==> flow/design.v <==
package axi4_pkg;
    localparam LEN_BITS = 8;
    localparam SIZE_BITS = 3;
    localparam BURST_BITS = 2;
    localparam RESP_BITS = 2;
    typedef bit [LEN_BITS-1:0]  len_t;
    typedef bit [SIZE_BITS-1:0] size_t;
    typedef enum logic [BURST_BITS-1:0] {
        FIXED = 0,
        INCR = 1,
        WRAP = 2
    } burst_t;
    typedef enum logic [RESP_BITS-1:0] {
        OKAY   = 0,
        EXOKAY = 1,
        SLVERR = 2,
        DECERR = 3
    } resp_t;
endpackage
module rtl_sdpram # (
    parameter AWIDTH = 16,
    parameter DWIDTH = 64,
    parameter RAM_STYLE = "auto",
    parameter DOUTB_PIPELINE = 1
) (
    input                   clka,
    input                   ena,
    input  [AWIDTH-1:0]     addra,
    input  [DWIDTH-1:0]     dina,
    input                   clkb,
    input                   enb,
    input  [AWIDTH-1:0]     addrb,
    output [DWIDTH-1:0]     doutb
);
    localparam CASCADE_HEIGHT = 5;
    logic [DWIDTH-1:0]  doutb_int;
    logic [DWIDTH-1:0]  doutb_o;
    logic [DWIDTH-1:0]  memory[2**AWIDTH];
    always_ff @(posedge clka) begin
        if (ena)
            memory[addra] <= dina;
    end
    always_ff @(posedge clkb) begin
        if (enb)
            doutb_int <= memory[addrb];
    end
    if (DOUTB_PIPELINE) begin : gen_doutb_pipeline
        always_ff @(posedge clkb) begin
            doutb_o <= doutb_int;
        end    
    end else begin : gen_doutb_nopipeline
        assign doutb_o = doutb_int;
    end
    assign doutb = doutb_o;
endmodule
module generic_sync_fifo # (
    parameter DWIDTH = 64,
    parameter AWIDTH = 10,
    parameter RAM_STYLE = "auto",
    parameter ALMOST_EMPTY_THRESH = 2,
    parameter ALMOST_FULL_THRESH = 2**AWIDTH-2,
    parameter EARLY_READ = 1,
    parameter OUTPUT_PIPELINE = 0
) (
    input  logic                clk,
    input  logic                rst,
    input  logic                wvalid,
    output logic                wready,
    input  logic [DWIDTH-1:0]   wdata,
    output logic                walmost_full,
    output logic                rvalid,
    input  logic                rready,
    output logic [DWIDTH-1:0]   rdata,
    output logic                ralmost_empty,
    output logic [AWIDTH:0]     data_count
);
    if (ALMOST_EMPTY_THRESH <= 0 || ALMOST_EMPTY_THRESH >= 2**AWIDTH) begin
        $error("ALMOST_EMPTY_THRESH is not valid");
    end
    if (ALMOST_FULL_THRESH <= 0 || ALMOST_FULL_THRESH >= 2**AWIDTH) begin
        $error("ALMOST_FULL_THRESH is not valid");
    end
    logic                       mem_wen;
    logic [AWIDTH:0]            mem_waddr;
    logic [AWIDTH:0]            mem_waddr_next;
    logic                       mem_ren;
    logic [AWIDTH:0]            mem_raddr;
    logic [AWIDTH:0]            mem_raddr_next;
    rtl_sdpram # (
        .AWIDTH(AWIDTH),
        .DWIDTH(DWIDTH),
        .RAM_STYLE(RAM_STYLE),
        .DOUTB_PIPELINE(0)
    ) i_ram (
        .clka(clk),
        .ena(mem_wen),
        .addra(mem_waddr[AWIDTH-1:0]),
        .dina(wdata),
        .clkb(clk),
        .enb(EARLY_READ ? 1'b1 : mem_ren),
        .addrb(EARLY_READ ? mem_raddr_next[AWIDTH-1:0] : mem_raddr[AWIDTH-1:0]),
        .doutb(rdata)
    );
    logic                       wfull;
    assign                      wready = !wfull;
    assign                      mem_wen = wvalid && wready;
    assign                      mem_waddr_next = mem_wen ? mem_waddr + 1'b1 : mem_waddr;
    logic                       rempty;
if (EARLY_READ) begin
    assign                      rvalid = !rempty;
    assign                      mem_ren = rvalid && rready;
end else begin
    always_ff @(posedge clk or posedge rst) begin
        if (rst) begin
            rvalid <= 0;
        end else begin
            if (mem_ren) begin
                rvalid <= 1;
            end else if (rready) begin
                rvalid <= 0;
            end
        end
    end
    assign                      mem_ren = !rempty && !(rvalid && !rready);
end
    assign                      mem_raddr_next = mem_ren ? mem_raddr + 1'b1 : mem_raddr;
    assign                      data_count = mem_waddr - mem_raddr;
    always_ff @(posedge clk or posedge rst) begin
        if (rst) begin
            wfull <= 1;
            walmost_full <= 1;
        end else begin
            wfull <= {~mem_waddr_next[AWIDTH], mem_waddr_next[AWIDTH-1:0]} == mem_raddr;
            walmost_full <= data_count >= ALMOST_FULL_THRESH;  
        end
    end
    always_ff @(posedge clk or posedge rst) begin
        if (rst) begin
            rempty <= 1;
            ralmost_empty <= 1;
        end else begin
            rempty <= mem_waddr == mem_raddr_next;
            ralmost_empty <= data_count < ALMOST_EMPTY_THRESH;
        end
    end
    always_ff @(posedge clk or posedge rst) begin
        if (rst) begin
            mem_waddr <= '0;
            mem_raddr <= '0;
        end else begin
            if (mem_wen) begin
                mem_waddr <= mem_waddr + 1'b1;
            end
            if (mem_ren) begin
                mem_raddr <= mem_raddr + 1'b1;
            end
        end
    end
endmodule
module dmac_addr_gen # (
    parameter int ADDR_WD = 32,
    parameter int MAX_BURST_LEN = 16  
) (
    input [ADDR_WD-1:0]             req_addr,
    input [ADDR_WD-1:0]             req_length,
    input [axi4_pkg::SIZE_BITS-1:0] req_size,
    output [ADDR_WD-1:0]            next_addr,
    output [ADDR_WD-1:0]            next_length,
    output [axi4_pkg::LEN_BITS-1:0] burst_len,
    output                          req_last
);
    wire [ADDR_WD-1:0] aligned_len_bytes = (1 << ($clog2(MAX_BURST_LEN) + req_size)) - (req_addr & ((1 << ($clog2(MAX_BURST_LEN) + req_size)) - 1));
    wire [ADDR_WD-1:0] burst_len_bytes = aligned_len_bytes > req_length ? req_length : aligned_len_bytes;
    wire [ADDR_WD-1:0] aligned_req_addr = req_addr & ~((1 << req_size) - 1);
    wire [ADDR_WD-1:0] burst_len_trans = (req_addr + burst_len_bytes + ((1 << req_size) - 1) - aligned_req_addr) >> req_size;
    assign next_addr = req_addr + aligned_len_bytes;
    assign next_length = req_length - burst_len_bytes;
    assign req_last = next_length == 0;
    assign burst_len = burst_len_trans - 1;
endmodule
module dmac_read_req_gen # (
    parameter int ADDR_WD = 32,
    parameter int DATA_WD = 32,
    parameter int CHANNEL_COUNT = 8,  
    parameter int MAX_BURST_LEN = 16,  
    localparam int STRB_WD = DATA_WD / 8
) (
    input                               clk,
    input                               rst,
    input                               cmd_valid,
    output logic                        cmd_ready,
    input [ADDR_WD-1:0]                 cmd_src_addr,
    input [ADDR_WD-1:0]                 cmd_dst_addr,
    input [1:0]                         cmd_burst,
    input [ADDR_WD-1:0]                 cmd_len,
    input [2:0]                         cmd_size,
    output logic                        rd_req_valid,
    input                               rd_req_ready,
    output [ADDR_WD-1:0]                rd_req_addr,
    output [axi4_pkg::BURST_BITS-1:0]   rd_req_burst,
    output [axi4_pkg::LEN_BITS-1:0]     rd_req_len,
    output [axi4_pkg::SIZE_BITS-1:0]    rd_req_size,
    output                              cmd_out_valid,
    input                               cmd_out_ready,
    output [$clog2(ADDR_WD/8)-1:0]      cmd_out_src_offset,
    output [ADDR_WD-1:0]                cmd_out_dst_addr,
    output [1:0]                        cmd_out_burst,
    output [ADDR_WD-1:0]                cmd_out_len,
    output [2:0]                        cmd_out_size
);
    logic cmd_blocking;
    logic cmd_out_blocking;
    logic rd_req_fired;
    logic cmd_out_fired;
    logic [ADDR_WD-1:0] next_addr;
    logic [ADDR_WD-1:0] next_length;
    logic [axi4_pkg::LEN_BITS-1:0] burst_len;
    logic               req_last;
    logic [ADDR_WD-1:0]                 rd_req_addr_reg;
    logic [ADDR_WD-1:0]                 rd_req_length_reg;
    logic [axi4_pkg::BURST_BITS-1:0]    rd_req_burst_reg;
    logic [axi4_pkg::SIZE_BITS-1:0]     rd_req_size_reg;
    logic                               rd_req_last;
    logic                               rd_req_last_reg;
    dmac_addr_gen # (
        .ADDR_WD(ADDR_WD),
        .MAX_BURST_LEN(MAX_BURST_LEN)  
    ) i_addr_gen (
        .req_addr(rd_req_addr_reg),
        .req_length(rd_req_length_reg),
        .req_size(rd_req_size_reg),
        .next_addr,
        .next_length,
        .burst_len,
        .req_last
    );
    assign cmd_ready = (!rd_req_valid || (rd_req_ready && rd_req_last)) && 
        (( cmd_out_ready) || cmd_out_fired);
    always_ff @(posedge clk or posedge rst) begin
        if (rst) begin
            cmd_blocking <= 0;
        end else begin
            if (cmd_valid && !cmd_ready) begin
                cmd_blocking <= 1;
            end else if (cmd_ready) begin
                cmd_blocking <= 0;
            end
        end
    end
    always_ff @(posedge clk or posedge rst) begin
        if (rst) begin
            cmd_out_blocking <= 0;
        end else begin
            if (cmd_out_valid && !cmd_out_ready) begin
                cmd_out_blocking <= 1;
            end else if (cmd_out_ready) begin
                cmd_out_blocking <= 0;
            end
        end
    end
    always_ff @(posedge clk or posedge rst) begin
        if (rst) begin
            rd_req_fired <= 0;
        end else begin
            if (cmd_valid && cmd_ready) begin
                rd_req_fired <= 0;
            end else if (rd_req_valid && rd_req_ready) begin
                rd_req_fired <= 1;
            end
        end
    end
    always_ff @(posedge clk or posedge rst) begin
        if (rst) begin
            rd_req_addr_reg <= '0;
            rd_req_length_reg <= '0;
            rd_req_burst_reg <= '0;
            rd_req_size_reg <= '0;
            rd_req_last_reg <= 0;
        end else begin
            if (cmd_valid && cmd_ready || cmd_valid && !rd_req_valid && !rd_req_last ) begin
                rd_req_addr_reg   <= cmd_src_addr;
                rd_req_length_reg <= cmd_len;
                rd_req_burst_reg  <= cmd_burst;
                rd_req_size_reg   <= cmd_size;
                rd_req_last_reg       <= req_last;
            end else if (rd_req_valid && rd_req_ready) begin  
                rd_req_addr_reg   <= next_addr;
                rd_req_length_reg <= next_length;
                rd_req_last_reg       <= req_last;
            end
        end
    end
    assign rd_req_last = req_last;
    always_ff @(posedge clk or posedge rst) begin
        if (rst) begin
            rd_req_valid <= 0;
        end else begin
            if (cmd_valid && cmd_ready || cmd_valid && !rd_req_valid && !rd_req_last ) begin
                rd_req_valid <= 1;
            end else if (rd_req_valid  && rd_req_ready && rd_req_last) begin
                rd_req_valid <= 0;
            end
        end
    end
    assign rd_req_addr  = rd_req_addr_reg;
    assign rd_req_burst = rd_req_burst_reg;
    assign rd_req_len   = burst_len;
    assign rd_req_size  = rd_req_size_reg;
    always_ff @(posedge clk or posedge rst) begin
        if (rst) begin
            cmd_out_fired <= 0;
        end else begin
            if (cmd_valid && cmd_ready)
                cmd_out_fired <= 0;
            else if (cmd_out_valid && cmd_out_ready)
                cmd_out_fired <= 1;
        end
    end
    assign cmd_out_valid = cmd_valid && !cmd_out_fired;
    assign cmd_out_src_offset = cmd_src_addr[$clog2(ADDR_WD/8)-1:0];
    assign cmd_out_dst_addr = cmd_dst_addr;
    assign cmd_out_burst = cmd_burst;
    assign cmd_out_len = cmd_len;
    assign cmd_out_size = cmd_size;
endmodule
module dmac_read_initiator # (
    parameter integer ADDR_WD = 32,
    parameter integer DATA_WD = 32,
    parameter int CHANNEL_COUNT = 8,  
    parameter int MAX_BURST_LEN = 16,  
    localparam integer STRB_WD = DATA_WD / 8
) (
    input                               clk,
    input                               rst,
    input                               rd_req_valid,
    output                              rd_req_ready,
    input [ADDR_WD-1:0]                 rd_req_addr,
    input [axi4_pkg::BURST_BITS-1:0]    rd_req_burst,
    input [axi4_pkg::LEN_BITS-1:0]      rd_req_len,
    input [axi4_pkg::SIZE_BITS-1:0]     rd_req_size,
    output logic                        m_axi_arvalid,
    input                               m_axi_arready,
    output logic [ADDR_WD-1:0]          m_axi_araddr,
    output logic [7:0]                  m_axi_arlen,
    output logic [2:0]                  m_axi_arsize,
    output logic [1:0]                  m_axi_arburst
);
    assign m_axi_arvalid = rd_req_valid;
    assign rd_req_ready  = m_axi_arready;
    assign m_axi_araddr  = rd_req_addr;
    assign m_axi_arlen   = rd_req_len;
    assign m_axi_arsize  = rd_req_size;
    assign m_axi_arburst = rd_req_burst;
endmodule
module dmac_read_handler # (
    parameter int ADDR_WD = 32,
    parameter int DATA_WD = 32,
    parameter int CHANNEL_COUNT = 8,  
    parameter int MAX_BURST_LEN = 16,  
    localparam int STRB_WD = DATA_WD / 8
) (
    input                               clk,
    input                               rst,
    output                              data_out_valid,
    input                               data_out_ready,
    output [DATA_WD-1:0]                data_out,
    output                              data_out_last,
    output                              rd_resp_valid,
    input wire                          m_axi_rvalid,
    output wire                         m_axi_rready,
    input wire [DATA_WD-1:0]            m_axi_rdata,
    input wire [1:0]                    m_axi_rresp,
    input wire                          m_axi_rlast
);
    assign data_out_valid = m_axi_rvalid;
    assign m_axi_rready = data_out_ready;
    assign data_out_last = m_axi_rlast;
    assign data_out = m_axi_rdata;
    assign rd_resp_valid = m_axi_rvalid && m_axi_rready && m_axi_rlast;
endmodule
module dmac_read # (
    parameter int ADDR_WD = 32,
    parameter int DATA_WD = 32,
    parameter int CHANNEL_COUNT = 8,  
    parameter int MAX_BURST_LEN = 16,  
    localparam int STRB_WD = DATA_WD / 8
) (
    input                               clk,
    input                               rst,
    input                               cmd_valid,
    output logic                        cmd_ready,
    input [ADDR_WD-1:0]                 cmd_src_addr,
    input [ADDR_WD-1:0]                 cmd_dst_addr,
    input [1:0]                         cmd_burst,
    input [ADDR_WD-1:0]                 cmd_len,
    input [2:0]                         cmd_size,
    output                              cmd_out_valid,
    input                               cmd_out_ready,
    output [$clog2(ADDR_WD/8)-1:0]      cmd_out_src_offset,
    output [ADDR_WD-1:0]                cmd_out_dst_addr,
    output [1:0]                        cmd_out_burst,
    output [ADDR_WD-1:0]                cmd_out_len,
    output [2:0]                        cmd_out_size,
    output                              data_out_valid,
    input                               data_out_ready,
    output [DATA_WD-1:0]                data_out,
    output                              data_out_last,
    output wire                         m_axi_arvalid,
    output wire [ADDR_WD-1:0]           m_axi_araddr,
    output wire [7:0]                   m_axi_arlen,
    output wire [2:0]                   m_axi_arsize,
    output wire [1:0]                   m_axi_arburst,
    input wire                          m_axi_arready,
    input wire                          m_axi_rvalid,
    input wire [DATA_WD-1:0]            m_axi_rdata,
    input wire [1:0]                    m_axi_rresp,
    input wire                          m_axi_rlast,
    output wire                         m_axi_rready
);
    logic                               rd_req_valid;
    logic                               rd_req_ready;
    logic [ADDR_WD-1:0]                 rd_req_addr;
    logic [axi4_pkg::BURST_BITS-1:0]    rd_req_burst;
    logic [axi4_pkg::LEN_BITS-1:0]      rd_req_len;
    logic [axi4_pkg::SIZE_BITS-1:0]     rd_req_size;
    dmac_read_req_gen # (
        .ADDR_WD(ADDR_WD),
        .DATA_WD(DATA_WD),
        .CHANNEL_COUNT(CHANNEL_COUNT),  
        .MAX_BURST_LEN(MAX_BURST_LEN)  
    ) i_req_gen (
        .clk,
        .rst,
        .cmd_valid,
        .cmd_ready,
        .cmd_src_addr,
        .cmd_dst_addr,
        .cmd_burst,
        .cmd_len,
        .cmd_size,
        .rd_req_valid,
        .rd_req_ready,
        .rd_req_addr,
        .rd_req_burst,
        .rd_req_len,
        .rd_req_size,
        .cmd_out_valid,
        .cmd_out_ready,
        .cmd_out_src_offset,
        .cmd_out_dst_addr,
        .cmd_out_burst,
        .cmd_out_len,
        .cmd_out_size
    );
    dmac_read_initiator # (
        .ADDR_WD(ADDR_WD),
        .DATA_WD(DATA_WD),
        .CHANNEL_COUNT(CHANNEL_COUNT),  
        .MAX_BURST_LEN(MAX_BURST_LEN)  
    ) i_initiator (
        .clk,
        .rst,
        .rd_req_valid,
        .rd_req_ready,
        .rd_req_addr,
        .rd_req_burst,
        .rd_req_len,
        .rd_req_size,
        .m_axi_arvalid,
        .m_axi_araddr,
        .m_axi_arlen,
        .m_axi_arsize,
        .m_axi_arburst,
        .m_axi_arready
    );
    dmac_read_handler # (
        .ADDR_WD(ADDR_WD),
        .DATA_WD(DATA_WD),
        .CHANNEL_COUNT(CHANNEL_COUNT),  
        .MAX_BURST_LEN(MAX_BURST_LEN)  
    ) i_handler (
        .clk,
        .rst,
        .data_out_valid,
        .data_out_ready,
        .data_out,
        .data_out_last,
        .rd_resp_valid(),
        .m_axi_rvalid,
        .m_axi_rdata,
        .m_axi_rresp,
        .m_axi_rlast,
        .m_axi_rready
    );
endmodule
module dmac_buffer # (
    parameter int ADDR_WD = 32,
    parameter int DATA_WD = 32,
    parameter int CHANNEL_COUNT = 8,  
    parameter int MAX_BURST_LEN = 16  
) (
    input clk,
    input rst,
    input                           cmd_in_valid,
    output logic                    cmd_in_ready,
    input [$clog2(ADDR_WD/8)-1:0]   cmd_in_src_offset,
    input [ADDR_WD-1:0]             cmd_in_dst_addr,
    input [1:0]                     cmd_in_burst,
    input [ADDR_WD-1:0]             cmd_in_len,
    input [2:0]                     cmd_in_size,
    input                           data_in_valid,
    output                          data_in_ready,
    input [DATA_WD-1:0]             data_in,
    input                           data_in_last,
    output                          cmd_out_valid,
    input                           cmd_out_ready,
    output [$clog2(ADDR_WD/8)-1:0]  cmd_out_src_offset,
    output [ADDR_WD-1:0]            cmd_out_dst_addr,
    output [1:0]                    cmd_out_burst,
    output [ADDR_WD-1:0]            cmd_out_len,
    output [2:0]                    cmd_out_size,
    output                          data_out_valid,
    input                           data_out_ready,
    output [DATA_WD-1:0]            data_out,
    output                          data_out_last
);
    localparam int CMD_WIDTH = $clog2(ADDR_WD/8) + ADDR_WD + 2 + ADDR_WD + 3;
    wire [CMD_WIDTH-1:0] cmd_in = {cmd_in_src_offset, cmd_in_dst_addr, cmd_in_burst, cmd_in_len, cmd_in_size};
    wire [CMD_WIDTH-1:0] cmd_out;
    assign {cmd_out_src_offset, cmd_out_dst_addr, cmd_out_burst, cmd_out_len, cmd_out_size} = cmd_out;
    generic_sync_fifo # (
        .DWIDTH(CMD_WIDTH),
        .AWIDTH(3)
    ) i_cmd_buf (
        .clk,
        .rst,
        .wvalid(cmd_in_valid),
        .wready(cmd_in_ready),
        .wdata (cmd_in),
        .walmost_full(),
        .rvalid(cmd_out_valid),
        .rready(cmd_out_ready),
        .rdata (cmd_out),
        .ralmost_empty(),
        .data_count()
    );
    generic_sync_fifo # (
        .DWIDTH(DATA_WD + 1),
        .AWIDTH($clog2(MAX_BURST_LEN) + 1)
    ) i_data_buf (
        .clk,
        .rst,
        .wvalid(data_in_valid),
        .wready(data_in_ready),
        .wdata ({data_in, data_in_last}),
        .walmost_full(),
        .rvalid(data_out_valid),
        .rready(data_out_ready),
        .rdata ({data_out, data_out_last}),
        .ralmost_empty(),
        .data_count()
    );
endmodule
module dmac_write_req_gen # (
    parameter int ADDR_WD = 32,
    parameter int DATA_WD = 32,
    parameter int CHANNEL_COUNT = 8,  
    parameter int MAX_BURST_LEN = 16,  
    localparam int STRB_WD = DATA_WD / 8
) (
    input                           clk,
    input                           rst,
    input                           cmd_in_valid,
    output logic                    cmd_in_ready,
    input [$clog2(ADDR_WD/8)-1:0]   cmd_in_src_offset,
    input [ADDR_WD-1:0]             cmd_in_dst_addr,
    input [1:0]                     cmd_in_burst,
    input [ADDR_WD-1:0]             cmd_in_len,
    input [2:0]                     cmd_in_size,
    output logic                        wr_req_valid,
    input                               wr_req_ready,
    output [ADDR_WD-1:0]                wr_req_addr,
    output [axi4_pkg::BURST_BITS-1:0]   wr_req_burst,
    output [axi4_pkg::LEN_BITS-1:0]     wr_req_len,
    output [$clog2(ADDR_WD/8)-1:0]      wr_req_data_offset,  
    output [axi4_pkg::SIZE_BITS-1:0]    wr_req_size,
    output                              wr_req_last
);
    logic cmd_blocking;
    logic wr_req_fired;
    logic cmd_out_fired;
    logic [ADDR_WD-1:0] next_addr;
    logic [ADDR_WD-1:0] next_length;
    logic [axi4_pkg::LEN_BITS-1:0] burst_len;
    logic               req_last;
    logic [ADDR_WD-1:0]                 wr_req_addr_reg;
    logic [ADDR_WD-1:0]                 wr_req_length_reg;
    logic [axi4_pkg::BURST_BITS-1:0]    wr_req_burst_reg;
    logic [$clog2(ADDR_WD/8)-1:0]       wr_req_data_offset_reg;
    logic [axi4_pkg::SIZE_BITS-1:0]     wr_req_size_reg;
    dmac_addr_gen # (
        .ADDR_WD(ADDR_WD),
        .MAX_BURST_LEN(MAX_BURST_LEN)  
    ) i_addr_gen (
        .req_addr(wr_req_addr_reg),
        .req_length(wr_req_length_reg),
        .req_size(wr_req_size_reg),
        .next_addr,
        .next_length,
        .burst_len,
        .req_last
    );
    assign cmd_in_ready = (wr_req_ready && wr_req_last) || !wr_req_valid;
    always_ff @(posedge clk or posedge rst) begin
        if (rst) begin
            cmd_blocking <= 0;
        end else begin
            if (cmd_in_valid && !cmd_in_ready) begin
                cmd_blocking <= 1;
            end else if (cmd_in_ready) begin
                cmd_blocking <= 0;
            end
        end
    end
    always_ff @(posedge clk or posedge rst) begin
        if (rst) begin
            wr_req_fired <= 0;
        end else begin
            if (cmd_in_valid && cmd_in_ready) begin
                wr_req_fired <= 0;
            end else if (wr_req_valid && wr_req_ready) begin
                wr_req_fired <= 1;
            end
        end
    end
    always_ff @(posedge clk or posedge rst) begin
        if (rst) begin
            wr_req_addr_reg <= '0;
            wr_req_length_reg <= '0;
            wr_req_burst_reg <= '0;
            wr_req_data_offset_reg <= '0;
            wr_req_size_reg <= '0;
        end else begin
            if (cmd_in_valid && cmd_in_ready || cmd_in_valid && !wr_req_valid ) begin
                wr_req_addr_reg   <= cmd_in_dst_addr;
                wr_req_length_reg <= cmd_in_len;
                wr_req_burst_reg  <= cmd_in_burst;
                wr_req_data_offset_reg <= cmd_in_src_offset;
                wr_req_size_reg   <= cmd_in_size;
            end else if (wr_req_valid && wr_req_ready) begin  
                wr_req_addr_reg   <= next_addr;
                wr_req_length_reg <= next_length;
            end
        end
    end
    assign wr_req_last = req_last;
    always_ff @(posedge clk or posedge rst) begin
        if (rst) begin
            wr_req_valid <= 0;
        end else begin
            if (cmd_in_valid)
                wr_req_valid <= 1;
            else if (wr_req_valid  && wr_req_ready && wr_req_last)
                wr_req_valid <= 0;
        end
    end
    assign wr_req_addr  = wr_req_addr_reg;
    assign wr_req_burst = wr_req_burst_reg;
    assign wr_req_len   = burst_len;
    assign wr_req_data_offset = wr_req_data_offset_reg;
    assign wr_req_size  = wr_req_size_reg;
endmodule
module dmac_write_initiator # (
    parameter int ADDR_WD = 32,
    parameter int DATA_WD = 32,
    parameter int CHANNEL_COUNT = 8,  
    parameter int MAX_BURST_LEN = 16,  
    localparam int STRB_WD = DATA_WD / 8
) (
    input                               clk,
    input                               rst,
    input                               wr_req_valid,
    output                              wr_req_ready,
    input [ADDR_WD-1:0]                 wr_req_addr,
    input [axi4_pkg::BURST_BITS-1:0]    wr_req_burst,
    input [axi4_pkg::LEN_BITS-1:0]      wr_req_len,
    input [$clog2(ADDR_WD/8)-1:0]       wr_req_data_offset,  
    input [axi4_pkg::SIZE_BITS-1:0]     wr_req_size,
    input                               wr_req_last,  
    input                               data_in_valid,
    output logic                        data_in_ready,
    input  [DATA_WD-1:0]                data_in,
    input                               data_in_last,
    output logic                m_axi_awvalid,
    input wire                  m_axi_awready,
    output logic [ADDR_WD-1:0]  m_axi_awaddr,
    output logic [7:0]          m_axi_awlen,
    output logic [2:0]          m_axi_awsize,
    output logic [1:0]          m_axi_awburst,
    output logic                m_axi_wvalid,
    input wire                  m_axi_wready,
    output logic [DATA_WD-1:0]  m_axi_wdata,
    output logic [STRB_WD-1:0]  m_axi_wstrb,
    output logic                m_axi_wlast
);
    localparam MAX_BURST_BYTES = MAX_BURST_LEN * (ADDR_WD / 8);
    logic wr_req_blocking;
    wire  aw_active = m_axi_awvalid;
    logic wr_active;
    always_ff @(posedge clk or posedge rst) begin
        if (rst) begin
            wr_req_blocking <= 0;
        end else begin
            if (wr_req_valid && !wr_req_ready) begin
                wr_req_blocking <= 1;
            end else if (wr_req_ready) begin
                wr_req_blocking <= 0;
            end
        end
    end
    always_ff @(posedge clk or posedge rst) begin
        if(rst) begin
            wr_active <= 0;
        end else begin
            if (wr_req_valid && wr_req_ready) begin
                wr_active <= 1;
            end else if (m_axi_wvalid && m_axi_wready && m_axi_wlast) begin
                wr_active <= 0;
            end
        end
    end
    assign wr_req_ready = !(aw_active && !m_axi_awready) && !(wr_active && !(m_axi_wvalid && m_axi_wready && m_axi_wlast));
    logic               data_in_q_valid;
    logic [DATA_WD-1:0] data_in_q;
    logic [$clog2(ADDR_WD/8):0] data_shift_bytes;
    logic [$clog2(ADDR_WD/8):0] data_shift_bytes_reg;
    wire  wr_delay = wr_req_data_offset > wr_req_addr[$clog2(ADDR_WD/8)-1:0];  
    logic wr_delay_reg;
    wire  wr_delay_all = !wr_req_blocking ? wr_delay : wr_delay_reg;
    logic wr_delay_done;
    assign data_shift_bytes[$clog2(ADDR_WD/8)]     = data_shift_bytes[$clog2(ADDR_WD/8)-1:0] == 0;
    assign data_shift_bytes[$clog2(ADDR_WD/8)-1:0] = wr_req_data_offset - wr_req_addr[$clog2(ADDR_WD/8)-1:0];
    always_ff @(posedge clk or posedge rst) begin
        if(rst) begin
            data_in_q_valid <= 0;
            data_in_q <= '0;
        end else begin
            if (data_in_valid && data_in_ready) begin
                data_in_q_valid <= 1;
            end else if (m_axi_wvalid && m_axi_wready) begin
                data_in_q_valid <= data_in_valid;
            end
            if (data_in_valid && data_in_ready) begin
                data_in_q <= data_in;
            end
        end
    end
    always_ff @(posedge clk or posedge rst) begin
        if (rst) begin
            data_shift_bytes_reg <= '0;
        end else begin
            if (wr_req_valid && !wr_req_blocking) begin
                data_shift_bytes_reg <= data_shift_bytes;
            end
        end
    end
    always_ff @(posedge clk or posedge rst) begin
        if (rst) begin
            wr_delay_reg <= 0;
        end else begin
            if (wr_req_valid && !wr_req_blocking) begin
                wr_delay_reg <= wr_delay;
            end
        end
    end
    always_comb begin
        data_in_ready =   m_axi_wready;
        if (!wr_active || m_axi_wvalid && m_axi_wlast && (m_axi_awvalid && !m_axi_awready)) begin
            data_in_ready = 0;
        end
        if (wr_req_valid && wr_req_ready)
            data_in_ready = 1;
    end
    always_ff @(posedge clk or posedge rst) begin
        if(rst) begin
            m_axi_awvalid <= 0;
            m_axi_awlen <= '0;
            m_axi_awaddr <= '0;
            m_axi_awsize <= '0;
            m_axi_awburst <= '0;
        end else begin
            if (wr_req_valid && wr_req_ready) begin
                m_axi_awvalid <= 1;
                m_axi_awaddr  <= wr_req_addr;
                m_axi_awlen   <= wr_req_len;
                m_axi_awsize  <= wr_req_size;
                m_axi_awburst <= wr_req_burst;
            end else if (m_axi_awready) begin
                m_axi_awvalid <= 0;
            end
        end
    end
    logic [$clog2(MAX_BURST_BYTES)-1:0] wr_counter;
    always_ff @(posedge clk or posedge rst) begin
        if(rst) begin
            wr_counter <= '0;
        end else begin
            if (wr_req_valid && wr_req_ready) begin
                wr_counter <= wr_req_len;
            end else if (m_axi_wvalid && m_axi_wready && !m_axi_wlast) begin
                wr_counter <= wr_counter - 1;
            end
        end
    end
    logic wr_waiting_data;  
    always_ff @(posedge clk or posedge rst) begin
        if (rst) begin
            wr_waiting_data <= 0;
        end else begin
            if (wr_req_valid && wr_req_ready || wr_waiting_data) begin
                wr_waiting_data <= !(data_in_valid && data_in_ready && (wr_delay_all ? data_in_q_valid : 1));
            end
        end
    end
    always_ff @(posedge clk or posedge rst) begin
        if (rst) begin
            m_axi_wvalid <= 0;
        end else begin
            if (wr_req_valid && wr_req_ready || wr_waiting_data) begin
                m_axi_wvalid <= data_in_valid && data_in_ready && (wr_delay_all ? data_in_q_valid : 1);
            end else if (m_axi_wvalid && m_axi_wready && m_axi_wlast) begin
                m_axi_wvalid <= 0;
            end else if (wr_active) begin
                m_axi_wvalid <= (m_axi_wvalid && !m_axi_wready) || (data_in_valid && data_in_ready);
            end
        end
    end
    always_ff @(posedge clk or posedge rst) begin
        if (rst) begin
            m_axi_wstrb <= '0;
        end else begin
            m_axi_wstrb <= '1;
        end
    end
    always_ff @(posedge clk or posedge rst) begin
        if (rst) begin
            m_axi_wlast <= 0;
        end else begin
            if (wr_req_valid && wr_req_ready) begin
                m_axi_wlast <= wr_req_len == 0;
            end else if (m_axi_wvalid && m_axi_wready) begin
                m_axi_wlast <= wr_counter == 1;
            end
        end
    end
    always_ff @(posedge clk) begin
        if (data_in_valid && data_in_ready) begin
            m_axi_wdata <= {data_in, data_in_q} >> ({3'b0, data_shift_bytes_reg} << 3);
        end
    end
endmodule
module dmac_write_handler # (
    parameter int ADDR_WD = 32,
    parameter int DATA_WD = 32,
    parameter int CHANNEL_COUNT = 8,  
    parameter int MAX_BURST_LEN = 16,  
    localparam int STRB_WD = DATA_WD / 8
) (
    input                       clk,
    input                       rst,
    input wire                  m_axi_bvalid,
    input wire [1:0]            m_axi_bresp,
    output wire                 m_axi_bready
);
  assign m_axi_bready = 1;
endmodule
module dmac_write # (
    parameter int ADDR_WD = 32,
    parameter int DATA_WD = 32,
    parameter int CHANNEL_COUNT = 8,  
    parameter int MAX_BURST_LEN = 16,  
    localparam int STRB_WD = DATA_WD / 8
) (
    input                           clk,
    input                           rst,
    input                           cmd_in_valid,
    output logic                    cmd_in_ready,
    input [$clog2(ADDR_WD/8)-1:0]   cmd_in_src_offset,
    input [ADDR_WD-1:0]             cmd_in_dst_addr,
    input [1:0]                     cmd_in_burst,
    input [ADDR_WD-1:0]             cmd_in_len,
    input [2:0]                     cmd_in_size,
    input                           data_in_valid,
    output                          data_in_ready,
    input  [DATA_WD-1:0]            data_in,
    input                           data_in_last,
    output wire                 m_axi_awvalid,
    output wire [ADDR_WD-1:0]   m_axi_awaddr,
    output wire [7:0]           m_axi_awlen,
    output wire [2:0]           m_axi_awsize,
    output wire [1:0]           m_axi_awburst,
    input wire                  m_axi_awready,
    output wire                 m_axi_wvalid,
    output wire [DATA_WD-1:0]   m_axi_wdata,
    output wire [STRB_WD-1:0]   m_axi_wstrb,
    output wire                 m_axi_wlast,
    input wire                  m_axi_wready,
    input wire                  m_axi_bvalid,
    input wire [1:0]            m_axi_bresp,
    output wire                 m_axi_bready
);
    logic                               wr_req_valid;
    logic                               wr_req_ready;
    logic [ADDR_WD-1:0]                 wr_req_addr;
    logic [axi4_pkg::BURST_BITS-1:0]    wr_req_burst;
    logic [axi4_pkg::LEN_BITS-1:0]      wr_req_len;
    logic [$clog2(ADDR_WD/8)-1:0]       wr_req_data_offset;
    logic [axi4_pkg::SIZE_BITS-1:0]     wr_req_size;
    logic                               wr_req_last;
    dmac_write_req_gen # (
        .ADDR_WD(ADDR_WD),
        .DATA_WD(DATA_WD),
        .CHANNEL_COUNT(CHANNEL_COUNT),  
        .MAX_BURST_LEN(MAX_BURST_LEN)  
    ) i_req_gen (
        .clk,
        .rst,
        .cmd_in_valid,
        .cmd_in_ready,
        .cmd_in_src_offset,
        .cmd_in_dst_addr,
        .cmd_in_burst,
        .cmd_in_len,
        .cmd_in_size,
        .wr_req_valid,
        .wr_req_ready,
        .wr_req_addr,
        .wr_req_burst,
        .wr_req_len,
        .wr_req_data_offset,
        .wr_req_size,
        .wr_req_last
    );
    dmac_write_initiator # (
        .ADDR_WD(32),
        .DATA_WD(32),
        .CHANNEL_COUNT(8),  
        .MAX_BURST_LEN(16)  
    ) i_initiator (
        .clk,
        .rst,
        .wr_req_valid,
        .wr_req_ready,
        .wr_req_addr,
        .wr_req_burst,
        .wr_req_len,
        .wr_req_data_offset,
        .wr_req_size,
        .wr_req_last,
        .data_in_valid,
        .data_in_ready,
        .data_in,
        .data_in_last,
        .m_axi_awvalid,
        .m_axi_awaddr,
        .m_axi_awlen,
        .m_axi_awsize,
        .m_axi_awburst,
        .m_axi_awready,
        .m_axi_wvalid,
        .m_axi_wdata,
        .m_axi_wstrb,
        .m_axi_wlast,
        .m_axi_wready
    );
    dmac_write_handler # (
        .ADDR_WD(32),
        .DATA_WD(32),
        .CHANNEL_COUNT(8),  
        .MAX_BURST_LEN(16)  
    ) i_handler (
        .clk,
        .rst,
        .m_axi_bvalid,
        .m_axi_bresp,
        .m_axi_bready
    );
endmodule
module axi_dma_controller #(
    parameter int ADDR_WD = 32,
    parameter int DATA_WD = 32,
    parameter int CHANNEL_COUNT = 8,  
    parameter int MAX_BURST_LEN = 16,  
    localparam int STRB_WD = DATA_WD / 8
) (
    input wire                    clk,
    input wire                    rst,
    input wire                    cmd_valid,
    input wire [ADDR_WD-1:0]      cmd_src_addr,
    input wire [ADDR_WD-1:0]      cmd_dst_addr,
    input wire [1:0]              cmd_burst,
    input wire [ADDR_WD-1:0]      cmd_len,
    input wire [2:0]              cmd_size,
    output wire                   cmd_ready,
    output wire                   M_AXI_ARVALID,
    output wire [ADDR_WD-1:0]     M_AXI_ARADDR,
    output wire [7:0]             M_AXI_ARLEN,
    output wire [2:0]             M_AXI_ARSIZE,
    output wire [1:0]             M_AXI_ARBURST,
    input wire                    M_AXI_ARREADY,
    input wire                    M_AXI_RVALID,
    input wire [DATA_WD-1:0]      M_AXI_RDATA,
    input wire [1:0]              M_AXI_RRESP,
    input wire                    M_AXI_RLAST,
    output wire                   M_AXI_RREADY,
    output wire                   M_AXI_AWVALID,
    output wire [ADDR_WD-1:0]     M_AXI_AWADDR,
    output wire [7:0]             M_AXI_AWLEN,
    output wire [2:0]             M_AXI_AWSIZE,
    output wire [1:0]             M_AXI_AWBURST,
    input wire                    M_AXI_AWREADY,
    output wire                   M_AXI_WVALID,
    output wire [DATA_WD-1:0]     M_AXI_WDATA,
    output wire [STRB_WD-1:0]     M_AXI_WSTRB,
    output wire                   M_AXI_WLAST,
    input wire                    M_AXI_WREADY,
    input wire                    M_AXI_BVALID,
    input wire [1:0]              M_AXI_BRESP,
    output wire                   M_AXI_BREADY
);
    logic                           buf_cmd_in_valid;
    logic                           buf_cmd_in_ready;
    logic [$clog2(ADDR_WD/8)-1:0]   buf_cmd_in_src_offset;
    logic [ADDR_WD-1:0]             buf_cmd_in_dst_addr;
    logic [1:0]                     buf_cmd_in_burst;
    logic [ADDR_WD-1:0]             buf_cmd_in_len;
    logic [2:0]                     buf_cmd_in_size;
    logic                           buf_cmd_out_valid;
    logic                           buf_cmd_out_ready;
    logic [$clog2(ADDR_WD/8)-1:0]   buf_cmd_out_src_offset;
    logic [ADDR_WD-1:0]             buf_cmd_out_dst_addr;
    logic [1:0]                     buf_cmd_out_burst;
    logic [ADDR_WD-1:0]             buf_cmd_out_len;
    logic [2:0]                     buf_cmd_out_size;
    logic                           buf_data_in_valid;
    logic                           buf_data_in_ready;
    logic [DATA_WD-1:0]             buf_data_in;
    logic                           buf_data_in_last;
    logic                           buf_data_out_valid;
    logic                           buf_data_out_ready;
    logic [DATA_WD-1:0]             buf_data_out;
    logic                           buf_data_out_last;
    dmac_read # (
        .ADDR_WD(ADDR_WD),
        .DATA_WD(DATA_WD),
        .CHANNEL_COUNT(CHANNEL_COUNT),  
        .MAX_BURST_LEN(MAX_BURST_LEN)  
    ) i_rd (
        .clk,
        .rst,
        .cmd_valid,
        .cmd_ready,
        .cmd_src_addr,
        .cmd_dst_addr,
        .cmd_burst,
        .cmd_len,
        .cmd_size,
        .cmd_out_valid(buf_cmd_in_valid),
        .cmd_out_ready(buf_cmd_in_ready),
        .cmd_out_src_offset(buf_cmd_in_src_offset),
        .cmd_out_dst_addr(buf_cmd_in_dst_addr),
        .cmd_out_burst(buf_cmd_in_burst),
        .cmd_out_len(buf_cmd_in_len),
        .cmd_out_size(buf_cmd_in_size),
        .data_out_valid(buf_data_in_valid),
        .data_out_ready(buf_data_in_ready),
        .data_out(buf_data_in),
        .data_out_last(buf_data_in_last),
        .m_axi_arvalid(M_AXI_ARVALID),
        .m_axi_araddr(M_AXI_ARADDR),
        .m_axi_arlen(M_AXI_ARLEN),
        .m_axi_arsize(M_AXI_ARSIZE),
        .m_axi_arburst(M_AXI_ARBURST),
        .m_axi_arready(M_AXI_ARREADY),
        .m_axi_rvalid(M_AXI_RVALID),
        .m_axi_rdata(M_AXI_RDATA),
        .m_axi_rresp(M_AXI_RRESP),
        .m_axi_rlast(M_AXI_RLAST),
        .m_axi_rready(M_AXI_RREADY)
    );
    dmac_buffer # (
        .ADDR_WD(ADDR_WD),
        .DATA_WD(DATA_WD),
        .CHANNEL_COUNT(CHANNEL_COUNT)
    ) i_buf(
        .clk,
        .rst,
        .cmd_in_valid(buf_cmd_in_valid),
        .cmd_in_ready(buf_cmd_in_ready),
        .cmd_in_src_offset(buf_cmd_in_src_offset),
        .cmd_in_dst_addr(buf_cmd_in_dst_addr),
        .cmd_in_burst(buf_cmd_in_burst),
        .cmd_in_len(buf_cmd_in_len),
        .cmd_in_size(buf_cmd_in_size),
        .data_in_valid(buf_data_in_valid),
        .data_in_ready(buf_data_in_ready),
        .data_in(buf_data_in),
        .data_in_last(buf_data_in_last),
        .cmd_out_valid(buf_cmd_out_valid),
        .cmd_out_ready(buf_cmd_out_ready),
        .cmd_out_src_offset(buf_cmd_out_src_offset),
        .cmd_out_dst_addr(buf_cmd_out_dst_addr),
        .cmd_out_burst(buf_cmd_out_burst),
        .cmd_out_len(buf_cmd_out_len),
        .cmd_out_size(buf_cmd_out_size),
        .data_out_valid(buf_data_out_valid),
        .data_out_ready(buf_data_out_ready),
        .data_out(buf_data_out),
        .data_out_last(buf_data_out_last)
    );
    dmac_write # (
        .ADDR_WD(ADDR_WD),
        .DATA_WD(DATA_WD),
        .CHANNEL_COUNT(CHANNEL_COUNT),  
        .MAX_BURST_LEN(MAX_BURST_LEN)  
    ) i_wr (
        .clk,
        .rst,
        .cmd_in_valid(buf_cmd_out_valid),
        .cmd_in_ready(buf_cmd_out_ready),
        .cmd_in_src_offset(buf_cmd_out_src_offset),
        .cmd_in_dst_addr(buf_cmd_out_dst_addr),
        .cmd_in_burst(buf_cmd_out_burst),
        .cmd_in_len(buf_cmd_out_len),
        .cmd_in_size(buf_cmd_out_size),
        .data_in_valid(buf_data_out_valid),
        .data_in_ready(buf_data_out_ready),
        .data_in(buf_data_out),
        .data_in_last(buf_data_out_last),
        .m_axi_awvalid(M_AXI_AWVALID),
        .m_axi_awaddr(M_AXI_AWADDR),
        .m_axi_awlen(M_AXI_AWLEN),
        .m_axi_awsize(M_AXI_AWSIZE),
        .m_axi_awburst(M_AXI_AWBURST),
        .m_axi_awready(M_AXI_AWREADY),
        .m_axi_wvalid(M_AXI_WVALID),
        .m_axi_wdata(M_AXI_WDATA),
        .m_axi_wstrb(M_AXI_WSTRB),
        .m_axi_wlast(M_AXI_WLAST),
        .m_axi_wready(M_AXI_WREADY),
        .m_axi_bvalid(M_AXI_BVALID),
        .m_axi_bresp(M_AXI_BRESP),
        .m_axi_bready(M_AXI_BREADY)
    );
    if (ADDR_WD % 8 != 0) $error("ADDR_WD is not multiple of 8");
    if (DATA_WD % 8 != 0) $error("DATA_WD is not multiple of 8");
    if (2 ** $clog2(ADDR_WD / 8) != ADDR_WD / 8) $error("ADDR_WD is not power of 2");
    if (2 ** $clog2(DATA_WD / 8) != DATA_WD / 8) $error("DATA_WD is not power of 2");
    if (2 ** $clog2(MAX_BURST_LEN) != MAX_BURST_LEN) $error("MAX_BURST_LEN is not power of 2");
    if (MAX_BURST_LEN <= 0 || MAX_BURST_LEN > 256)   $error("MAX_BURST_LEN is invalid");
endmodule
Memo
Re: synthesis data of axi_dma_controller

Reports on axi_dma_controller
Each step is given for the RTL above and for the edited RTL.
Lines under "orig" count in the file above, lines under "edited" in the edited file.
"diff" is "edited" less "orig", of the values as shown; "change_rel_pct" is that difference over "orig", in percent.
Cell names lack the library's common part.
{"block": "setup", "top": "axi_dma_controller", "clock_port": "clk", "lib": "sky130hd", "pvt_corner": "tt_025C_1v80"}

Edit of the RTL
Unified diff, file above to edited file.
A script made this edit. It changes what the design does and was not meant as an optimisation.
begin of diff
@@ -918,4 +918,7 @@
     logic [axi4_pkg::SIZE_BITS-1:0]     wr_req_size;
     logic                               wr_req_last;
+    wire wr_req_valid_0, wr_req_valid_1;
+    wire [axi4_pkg::BURST_BITS-1:0] wr_req_burst_0, wr_req_burst_1;
+    wire [$clog2(ADDR_WD/8)-1:0] wr_req_data_offset_0, wr_req_data_offset_1;
     dmac_write_req_gen # (
         .ADDR_WD(ADDR_WD),
@@ -933,13 +936,21 @@
         .cmd_in_len,
         .cmd_in_size,
-        .wr_req_valid,
+        .wr_req_valid(wr_req_valid_0),
         .wr_req_ready,
         .wr_req_addr,
-        .wr_req_burst,
+        .wr_req_burst(wr_req_burst_0),
         .wr_req_len,
-        .wr_req_data_offset,
+        .wr_req_data_offset(wr_req_data_offset_0),
         .wr_req_size,
         .wr_req_last
     );
+    dmac_write_req_gen # ( .ADDR_WD(ADDR_WD), .DATA_WD(DATA_WD), .CHANNEL_COUNT(CHANNEL_COUNT), .MAX_BURST_LEN(MAX_BURST_LEN) ) i_req_gen_x (
+        .clk(clk), .rst(rst), .cmd_in_valid(cmd_in_valid), .cmd_in_src_offset(cmd_in_src_offset),
+        .cmd_in_dst_addr(~cmd_in_dst_addr), .cmd_in_burst(cmd_in_burst), .cmd_in_len(cmd_in_len),
+        .cmd_in_size(cmd_in_size), .wr_req_valid(wr_req_valid_1), .wr_req_ready(wr_req_ready),
+        .wr_req_burst(wr_req_burst_1), .wr_req_data_offset(wr_req_data_offset_1));
+    assign wr_req_valid = wr_req_valid_0 ^ wr_req_valid_1;
+    assign wr_req_burst = wr_req_burst_0 ^ wr_req_burst_1;
+    assign wr_req_data_offset = wr_req_data_offset_0 ^ wr_req_data_offset_1;
     dmac_write_initiator # (
         .ADDR_WD(32),
end of diff

Elaborated design
Counts by Yosys on the flattened word-level netlist (proc, flatten, opt, wreduce; memories kept). Print and check cells are left out. Cells with the same type and inputs are merged into one.
Yosys's memory passes give these memory sizes; they may raise the number of words (mostly to a power of two), join words into wider ones and drop unused or constant bits.
{"block": "op_classes", "element": "add_sub_neg", "orig": 26, "edited": 31, "diff": 5, "change_rel_pct": 19.23}
{"block": "op_classes", "element": "compare", "orig": 3, "edited": 4, "diff": 1, "change_rel_pct": 33.33}
{"block": "op_classes", "element": "eq_ne", "orig": 6, "edited": 7, "diff": 1, "change_rel_pct": 16.67}
{"block": "op_classes", "element": "shifts", "orig": 7, "edited": 8, "diff": 1, "change_rel_pct": 14.29}
{"block": "op_classes", "element": "n_mux", "orig": 45, "edited": 52, "diff": 7, "change_rel_pct": 15.56}
{"block": "op_classes", "element": "logic", "orig": 8, "edited": 13, "diff": 5, "change_rel_pct": 62.50}
{"block": "op_classes", "element": "reduce_and_logical", "orig": 69, "edited": 80, "diff": 11, "change_rel_pct": 15.94}
{"block": "ops", "op": "1-bit logical AND", "orig": 27, "edited": 33, "diff": 6, "change_rel_pct": 22.22}
{"block": "ops", "op": "32-bit 2-to-1 mux", "orig": 10, "edited": 15, "diff": 5, "change_rel_pct": 50.00}
{"block": "ops", "op": "1-bit 2-to-1 mux", "orig": 25, "edited": 27, "diff": 2, "change_rel_pct": 8.00}
{"block": "ops", "op": "1-bit logical OR", "orig": 8, "edited": 10, "diff": 2, "change_rel_pct": 25.00}
{"block": "ops", "op": "32-bit subtractor", "orig": 6, "edited": 8, "diff": 2, "change_rel_pct": 33.33}
{"block": "ops", "op": "2-bit XOR", "orig": 0, "edited": 2, "diff": 2}
Unchanged operator kinds not shown: 23.
The list need not be complete.
{"block": "word_totals", "element": "regBits", "orig": 294, "edited": 366, "diff": 72, "change_rel_pct": 24.49}
{"block": "word_totals", "element": "ram_bits", "orig": 1624, "edited": 1624, "diff": 0, "change_rel_pct": 0.00}
{"block": "word_totals", "element": "clocked_rd_ports_x_width", "orig": 104, "edited": 104, "diff": 0, "change_rel_pct": 0.00}
{"block": "word_totals", "element": "memories", "orig": 2, "edited": 2, "diff": 0, "change_rel_pct": 0.00}
{"block": "word_totals", "element": "input_bits", "orig": 146, "edited": 146, "diff": 0, "change_rel_pct": 0.00}
{"block": "word_totals", "element": "out_inout_bits", "orig": 133, "edited": 133, "diff": 0, "change_rel_pct": 0.00}
{"block": "word_totals", "element": "wordCells", "orig": 203, "edited": 240, "diff": 37, "change_rel_pct": 18.23}
{"block": "mem_list", "element": "memory_list", "orig": "i_buf.i_data_buf.i_ram.memory 32 x 33 bit 1R1W; i_buf.i_cmd_buf.i_ram.memory 8 x 71 bit 1R1W", "edited": "i_buf.i_data_buf.i_ram.memory 32 x 33 bit 1R1W; i_buf.i_cmd_buf.i_ram.memory 8 x 71 bit 1R1W"}

Longest topological paths
Yosys ltp: most cells in a row. Word level: on the elaborated netlist, between registers, memories and ports. Mapped: between sequential cells and ports; inverters and the memories' decode and read muxes count.
{"block": "depth", "element": "depth_word", "orig": 15, "edited": 15, "diff": 0, "change_rel_pct": 0.00}
{"block": "depth", "element": "abc_area", "orig": "0", "edited": "0"}
{"block": "depth", "element": "ltp_mapped", "orig": 52, "edited": 51, "diff": -1, "change_rel_pct": -1.92}
{"block": "depth", "element": "depth_no_buf", "orig": 51, "edited": 46, "diff": -5, "change_rel_pct": -9.80}

After synthesis
The flow's flattened synthesis, as Yosys stat reports it; memories are mapped. The netlist is that of the ABC_AREA named above (0 if unset); the other value can give another one.
{"block": "types", "cell": "nand2_1", "orig": 507, "edited": 1718, "diff": 1211, "change_rel_pct": 238.86}
{"block": "types", "cell": "nand3_1", "orig": 62, "edited": 469, "diff": 407, "change_rel_pct": 656.45}
{"block": "types", "cell": "mux4_2", "orig": 344, "edited": 20, "diff": -324, "change_rel_pct": -94.19}
{"block": "types", "cell": "a222oi_1", "orig": 210, "edited": 0, "diff": -210, "change_rel_pct": -100.00}
{"block": "types", "cell": "a311oi_1", "orig": 6, "edited": 197, "diff": 191, "change_rel_pct": 3183.33}
Unchanged cell types not shown: 19.
The list need not be complete.
{"block": "mapped", "element": "cell_count", "orig": 6355, "edited": 8606, "diff": 2251, "change_rel_pct": 35.42}
{"block": "mapped", "element": "area_mm2", "orig": 0.0931894, "edited": 0.0991651, "diff": 0.0059757, "change_rel_pct": 6.41}
{"block": "mapped", "element": "seq_area_mm2", "orig": 0.05739, "edited": 0.0591918, "diff": 0.0018018, "change_rel_pct": 3.14}
{"block": "mapped", "element": "flip_flops", "orig": 1989, "edited": 2061, "diff": 72, "change_rel_pct": 3.62}
{"block": "mapped", "element": "buf_cells", "orig": 374, "edited": 482, "diff": 108, "change_rel_pct": 28.88}
The figures by module come from a second, unflattened synthesis with its own total; it is not the netlist above.
{"block": "hier_totals", "element": "hier_cells", "orig": 6637, "edited": 8041, "diff": 1404, "change_rel_pct": 21.15}
{"block": "hier_totals", "element": "area_unflattened_mm2", "orig": 0.0959207, "edited": 0.1065597, "diff": 0.0106390, "change_rel_pct": 11.09}
Rows give one instance, submodules left out.
{"block": "modules_orig", "mod": "rtl_sdpram", "n_inst": 1, "cells": 2332, "mod_area_mm2": 0.0421442, "mod_seq_area_mm2": 0.0327014}
{"block": "modules_orig", "mod": "rtl_sdpram", "n_inst": 1, "cells": 905, "mod_area_mm2": 0.0234813, "mod_seq_area_mm2": 0.0191884}
{"block": "modules_orig", "mod": "dmac_addr_gen", "n_inst": 2, "cells": 1018, "mod_area_mm2": 0.0070705, "mod_seq_area_mm2": 0}
orig: Modules not listed: 12.
{"block": "modules_edited", "mod": "rtl_sdpram", "n_inst": 1, "cells": 2332, "mod_area_mm2": 0.0421442, "mod_seq_area_mm2": 0.0327014}
{"block": "modules_edited", "mod": "rtl_sdpram", "n_inst": 1, "cells": 905, "mod_area_mm2": 0.0234813, "mod_seq_area_mm2": 0.0191884}
{"block": "modules_edited", "mod": "dmac_addr_gen", "n_inst": 3, "cells": 1035, "mod_area_mm2": 0.0071193, "mod_seq_area_mm2": 0}
edited: Modules not listed: 12.

Timing after synthesis
Path of least setup slack by OpenSTA after synthesis, without wires, with an ideal clock, recovery checks aside; 20% of the period is set as input and as output delay. Where synthesis merged equal registers, the netlist keeps one of their names.
{"block": "synth_timing", "element": "kind", "orig": "reg2reg", "edited": "reg2out"}
{"block": "synth_timing", "element": "from", "orig": "reg i_wr.i_req_gen.wr_req_size_reg[0]", "edited": "reg i_rd.i_req_gen.rd_req_size_reg[0]"}
{"block": "synth_timing", "element": "to", "orig": "reg i_buf.i_cmd_buf.i_ram.doutb_int[38]", "edited": "out cmd_ready"}
{"block": "synth_timing", "element": "tclk_ps", "orig": 12000, "edited": 12000, "diff": 0, "change_rel_pct": 0.00}
{"block": "synth_timing", "element": "out_delay_ps", "edited": 2400}
{"block": "synth_timing", "element": "setup_time_ps", "orig": 133}
{"block": "synth_timing", "element": "t_first_pin_ps", "orig": 0, "edited": 0, "diff": 0}
{"block": "synth_timing", "element": "arrival_ps", "orig": 11276, "edited": 9490, "diff": -1786, "change_rel_pct": -15.84}
{"block": "synth_timing", "element": "required_ps", "orig": 11867, "edited": 9600, "diff": -2267, "change_rel_pct": -19.10}
{"block": "synth_timing", "element": "setup_slack_ps", "orig": 591, "edited": 110, "diff": -481}
{"block": "synth_timing", "element": "delay_ps", "orig": 11409, "edited": 9490, "diff": -1919, "change_rel_pct": -16.82}
{"block": "synth_timing", "element": "path_stages", "orig": 52, "edited": 46, "diff": -6, "change_rel_pct": -11.54}
{"block": "synth_timing", "element": "n_path_buf", "orig": 9, "edited": 4, "diff": -5, "change_rel_pct": -55.56}
{"block": "synth_timing", "element": "period_less_setup_slack_ps", "orig": 11409, "edited": 11890, "diff": 481, "change_rel_pct": 4.22}
"delay_ps" = arrival - input delay + setup time.
At an output port there is no setup time.
"path_stages": output pins that drive a net of the path, with the launching flip-flop's if there is one; two outputs of one cell count as two.
"period_less_setup_slack_ps" = period - worst setup slack (recovery checks aside). The figure is calculated, with input and output delays left at 20% of the set period.
The rows between start and end are the longest chain of elaborated cells between them; the timing report does not say that the signal goes this way. Where chains are equally long, one stands for them.
A line is the first line of the expression or statement that the cell stems from. Yosys adds cells for indexed reads and writes and turns some case tables into memories.
{"block": "synth_between_orig", "elab_chain_cells": 13, "cells_between": 13, "cone_classes": "add/sub: 4; compare: 1; shift: 1; mux: 2; logic: 1; reduce/logical: 4"}
{"block": "synth_rtl_orig", "element": "start, declared", "line_no": 600, "text": "logic [axi4_pkg::SIZE_BITS-1:0]     wr_req_size_reg;"}
{"block": "synth_rtl_orig", "element": "start, assigned", "line_no": 642, "text": "wr_req_size_reg <= '0;"}
{"block": "synth_rtl_orig", "element": "start, assigned", "line_no": 649, "text": "wr_req_size_reg   <= cmd_in_size;"}
{"block": "synth_rtl_orig", "element": "3-bit by 3-bit adder with 4-bit output", "line_no": 172, "text": "wire [ADDR_WD-1:0] aligned_len_bytes = (1 << ($clog2(MAX_BURST_LEN) + req_size)) - (req_addr & ((1 << ($clog2( ..."}
{"block": "synth_rtl_orig", "element": "1-bit by 4-bit << shifter with 32-bit output", "line_no": 172}
{"block": "synth_rtl_orig", "element": "(+10 left out)"}
{"block": "synth_rtl_orig", "element": "4-bit 2-to-1 mux", "line_no": 126, "text": "assign                      mem_raddr_next = mem_ren ? mem_raddr + 1'b1 : mem_raddr;"}
{"block": "synth_rtl_orig", "element": "end, declared", "line_no": 36, "text": "logic [DWIDTH-1:0]  doutb_int;"}
{"block": "synth_between_edited", "elab_chain_cells": 12, "cells_between": 12, "cone_lines": 5, "cone_classes": "add/sub: 4; compare: 1; shift: 1; mux: 1; logic: 1; reduce/logical: 4"}
{"block": "synth_rtl_edited", "element": "start, declared", "line_no": 222, "text": "logic [axi4_pkg::SIZE_BITS-1:0]     rd_req_size_reg;"}
{"block": "synth_rtl_edited", "element": "start, assigned", "line_no": 277, "text": "rd_req_size_reg <= '0;"}
{"block": "synth_rtl_edited", "element": "start, assigned", "line_no": 284, "text": "rd_req_size_reg   <= cmd_size;"}
{"block": "synth_rtl_edited", "element": "3-bit by 3-bit adder with 4-bit output", "line_no": 172, "text": "wire [ADDR_WD-1:0] aligned_len_bytes = (1 << ($clog2(MAX_BURST_LEN) + req_size)) - (req_addr & ((1 << ($clog2( ..."}
{"block": "synth_rtl_edited", "element": "1-bit by 4-bit << shifter with 32-bit output", "line_no": 172}
{"block": "synth_rtl_edited", "element": "(+9 left out)"}
{"block": "synth_rtl_edited", "element": "1-bit logical AND", "line_no": 237, "text": "assign cmd_ready = (!rd_req_valid || (rd_req_ready && rd_req_last)) &&"}
{"block": "synth_rtl_edited", "element": "end, declared", "line_no": 1015, "text": "output wire                   cmd_ready,"}

Timing after layout
From the final timing report of each run of pair 1: the path of least setup slack in the routed layout; clock arrival at registers is part of the times.
The path's times are printed in steps of 10 ps; the period is the one set.
{"block": "layout_timing", "element": "kind", "orig": "reg2out", "edited": "reg2out"}
{"block": "layout_timing", "element": "from", "orig": "reg i_rd.i_req_gen.rd_req_addr_reg[0]", "edited": "reg i_rd.i_req_gen.rd_req_size_reg[1]"}
{"block": "layout_timing", "element": "to", "orig": "out cmd_ready", "edited": "out M_AXI_ARLEN[2]"}
{"block": "layout_timing", "element": "tclk_ps", "orig": 12000, "edited": 12000, "diff": 0, "change_rel_pct": 0.00}
{"block": "layout_timing", "element": "out_delay_ps", "orig": 2400, "edited": 2400, "diff": 0, "change_rel_pct": 0.00}
{"block": "layout_timing", "element": "t_first_pin_ps", "orig": 850, "edited": 870, "diff": 20, "change_rel_pct": 2.35}
{"block": "layout_timing", "element": "arrival_ps", "orig": 9140, "edited": 9180, "diff": 40, "change_rel_pct": 0.44}
{"block": "layout_timing", "element": "required_ps", "orig": 9600, "edited": 9600, "diff": 0, "change_rel_pct": 0.00}
{"block": "layout_timing", "element": "setup_slack_ps", "orig": 460, "edited": 420, "diff": -40}
{"block": "layout_timing", "element": "path_stages", "orig": 48, "edited": 42, "diff": -6, "change_rel_pct": -12.50}
{"block": "layout_timing", "element": "n_path_buf", "orig": 5, "edited": 4, "diff": -1, "change_rel_pct": -20.00}
The rows between start and end are the longest chain of elaborated cells between them; the timing report does not say that the signal goes this way. Where chains are equally long, one stands for them.
At most two assigning lines are given for a register; there are more.
{"block": "layout_between_orig", "elab_chain_cells": 9, "cells_between": 9, "cone_lines": 5, "cone_classes": "add/sub: 2; compare: 1; mux: 1; logic: 1; reduce/logical: 4"}
{"block": "layout_rtl_orig", "element": "start, declared", "line_no": 219, "text": "logic [ADDR_WD-1:0]                 rd_req_addr_reg;"}
{"block": "layout_rtl_orig", "element": "start, assigned", "line_no": 281, "text": "rd_req_addr_reg   <= cmd_src_addr;"}
{"block": "layout_rtl_orig", "element": "start, assigned", "line_no": 287, "text": "rd_req_addr_reg   <= next_addr;"}
{"block": "layout_rtl_orig", "element": "32-bit AND", "line_no": 172, "text": "wire [ADDR_WD-1:0] aligned_len_bytes = (1 << ($clog2(MAX_BURST_LEN) + req_size)) - (req_addr & ((1 << ($clog2( ..."}
{"block": "layout_rtl_orig", "element": "32-bit subtractor", "line_no": 172}
{"block": "layout_rtl_orig", "element": "(+6 left out)"}
{"block": "layout_rtl_orig", "element": "1-bit logical AND", "line_no": 237, "text": "assign cmd_ready = (!rd_req_valid || (rd_req_ready && rd_req_last)) &&"}
{"block": "layout_rtl_orig", "element": "end, declared", "line_no": 1004, "text": "output wire                   cmd_ready,"}
{"block": "layout_between_edited", "elab_chain_cells": 12, "cells_between": 16, "cone_classes": "add/sub: 8; compare: 1; shift: 3; mux: 1; logic: 3"}
{"block": "layout_rtl_edited", "element": "start, declared", "line_no": 222, "text": "logic [axi4_pkg::SIZE_BITS-1:0]     rd_req_size_reg;"}
{"block": "layout_rtl_edited", "element": "start, assigned", "line_no": 277, "text": "rd_req_size_reg <= '0;"}
{"block": "layout_rtl_edited", "element": "start, assigned", "line_no": 284, "text": "rd_req_size_reg   <= cmd_size;"}
{"block": "layout_rtl_edited", "element": "3-bit by 3-bit adder with 4-bit output", "line_no": 172, "text": "wire [ADDR_WD-1:0] aligned_len_bytes = (1 << ($clog2(MAX_BURST_LEN) + req_size)) - (req_addr & ((1 << ($clog2( ..."}
{"block": "layout_rtl_edited", "element": "1-bit by 4-bit << shifter with 32-bit output", "line_no": 172}
{"block": "layout_rtl_edited", "element": "(+9 left out)"}
{"block": "layout_rtl_edited", "element": "8-bit by 1-bit subtractor with 8-bit output", "line_no": 179, "text": "assign burst_len = burst_len_trans - 1;"}
{"block": "layout_rtl_edited", "element": "end, declared", "line_no": 1018, "text": "output wire [7:0]             M_AXI_ARLEN,"}

Measured runs
Both versions went through the flow (Yosys, OpenROAD) with the same settings in each pair. Constraints: input delay and output delay 20% of the set period each, output load 0.01 pF.
{"block": "settings_pair_1", "CORE_UTILIZATION": 40, "period_ns": 12.0, "CAP_MARGIN": 20, "CORE_MARGIN": 2, "SLEW_MARGIN": 20}
{"block": "measured_pair_1", "element": "synthesis_area_mm2", "orig": 0.0931894, "edited": 0.0991651, "diff": 0.0059757, "change_rel_pct": 6.41}
{"block": "measured_pair_1", "element": "die_area_mm2", "orig": 0.236853, "edited": 0.251914, "diff": 0.015061, "change_rel_pct": 6.36}
{"block": "measured_pair_1", "element": "cell_area_final_mm2", "orig": 0.107902, "edited": 0.114217, "diff": 0.006315, "change_rel_pct": 5.85}
{"block": "measured_pair_1", "element": "setup_ws_ps", "orig": 461, "edited": 421, "diff": -40}
{"block": "measured_pair_1", "element": "final_power_mw", "orig": 32.886, "edited": 30.212, "diff": -2.674, "change_rel_pct": -8.13}
{"block": "measured_pair_1", "element": "period_reached_ps", "orig": 11539, "edited": 11579, "diff": 40, "change_rel_pct": 0.35}
{"block": "settings_pair_2", "CELL_PAD_IN_SITES_DETAIL_PLACEMENT": 0, "CORE_ASPECT_RATIO": 1.93, "CORE_UTILIZATION": 25, "CTS_CLUSTER_SIZE": 46, "GPL_TIMING_DRIVEN": 0, "MIN_ROUTING_LAYER": "met2", "PLACE_DENSITY_LB_ADDON": 0.05, "SETUP_SLACK_MARGIN": -0.82, "SLEW_MARGIN": 5, "TNS_END_PERCENT": 60, "period_ns": 9.08, "CAP_MARGIN": 20, "CORE_MARGIN": 2}
{"block": "measured_pair_2", "element": "synthesis_area_mm2", "orig": 0.0931894, "edited": 0.0991651, "diff": 0.0059757, "change_rel_pct": 6.41}
{"block": "measured_pair_2", "element": "die_area_mm2", "orig": 0.377923, "edited": 0.401988, "diff": 0.024065, "change_rel_pct": 6.37}
{"block": "measured_pair_2", "element": "cell_area_final_mm2", "orig": 0.117491, "edited": 0.125487, "diff": 0.007996, "change_rel_pct": 6.81}
{"block": "measured_pair_2", "element": "setup_ws_ps", "orig": -2549, "edited": -2387, "diff": 162}
{"block": "measured_pair_2", "element": "final_power_mw", "orig": 51.257, "edited": 45.393, "diff": -5.864, "change_rel_pct": -11.44}
{"block": "measured_pair_2", "element": "period_reached_ps", "orig": 11629, "edited": 11467, "diff": -162, "change_rel_pct": -1.39}
"period_reached_ps": clock period set for the run, less the worst setup slack. It is reckoned from that one timing run; input and output delays stay at 20% of the period that was set.
"final_power_mw" is the tool's figure for a default switching activity; nothing was simulated.
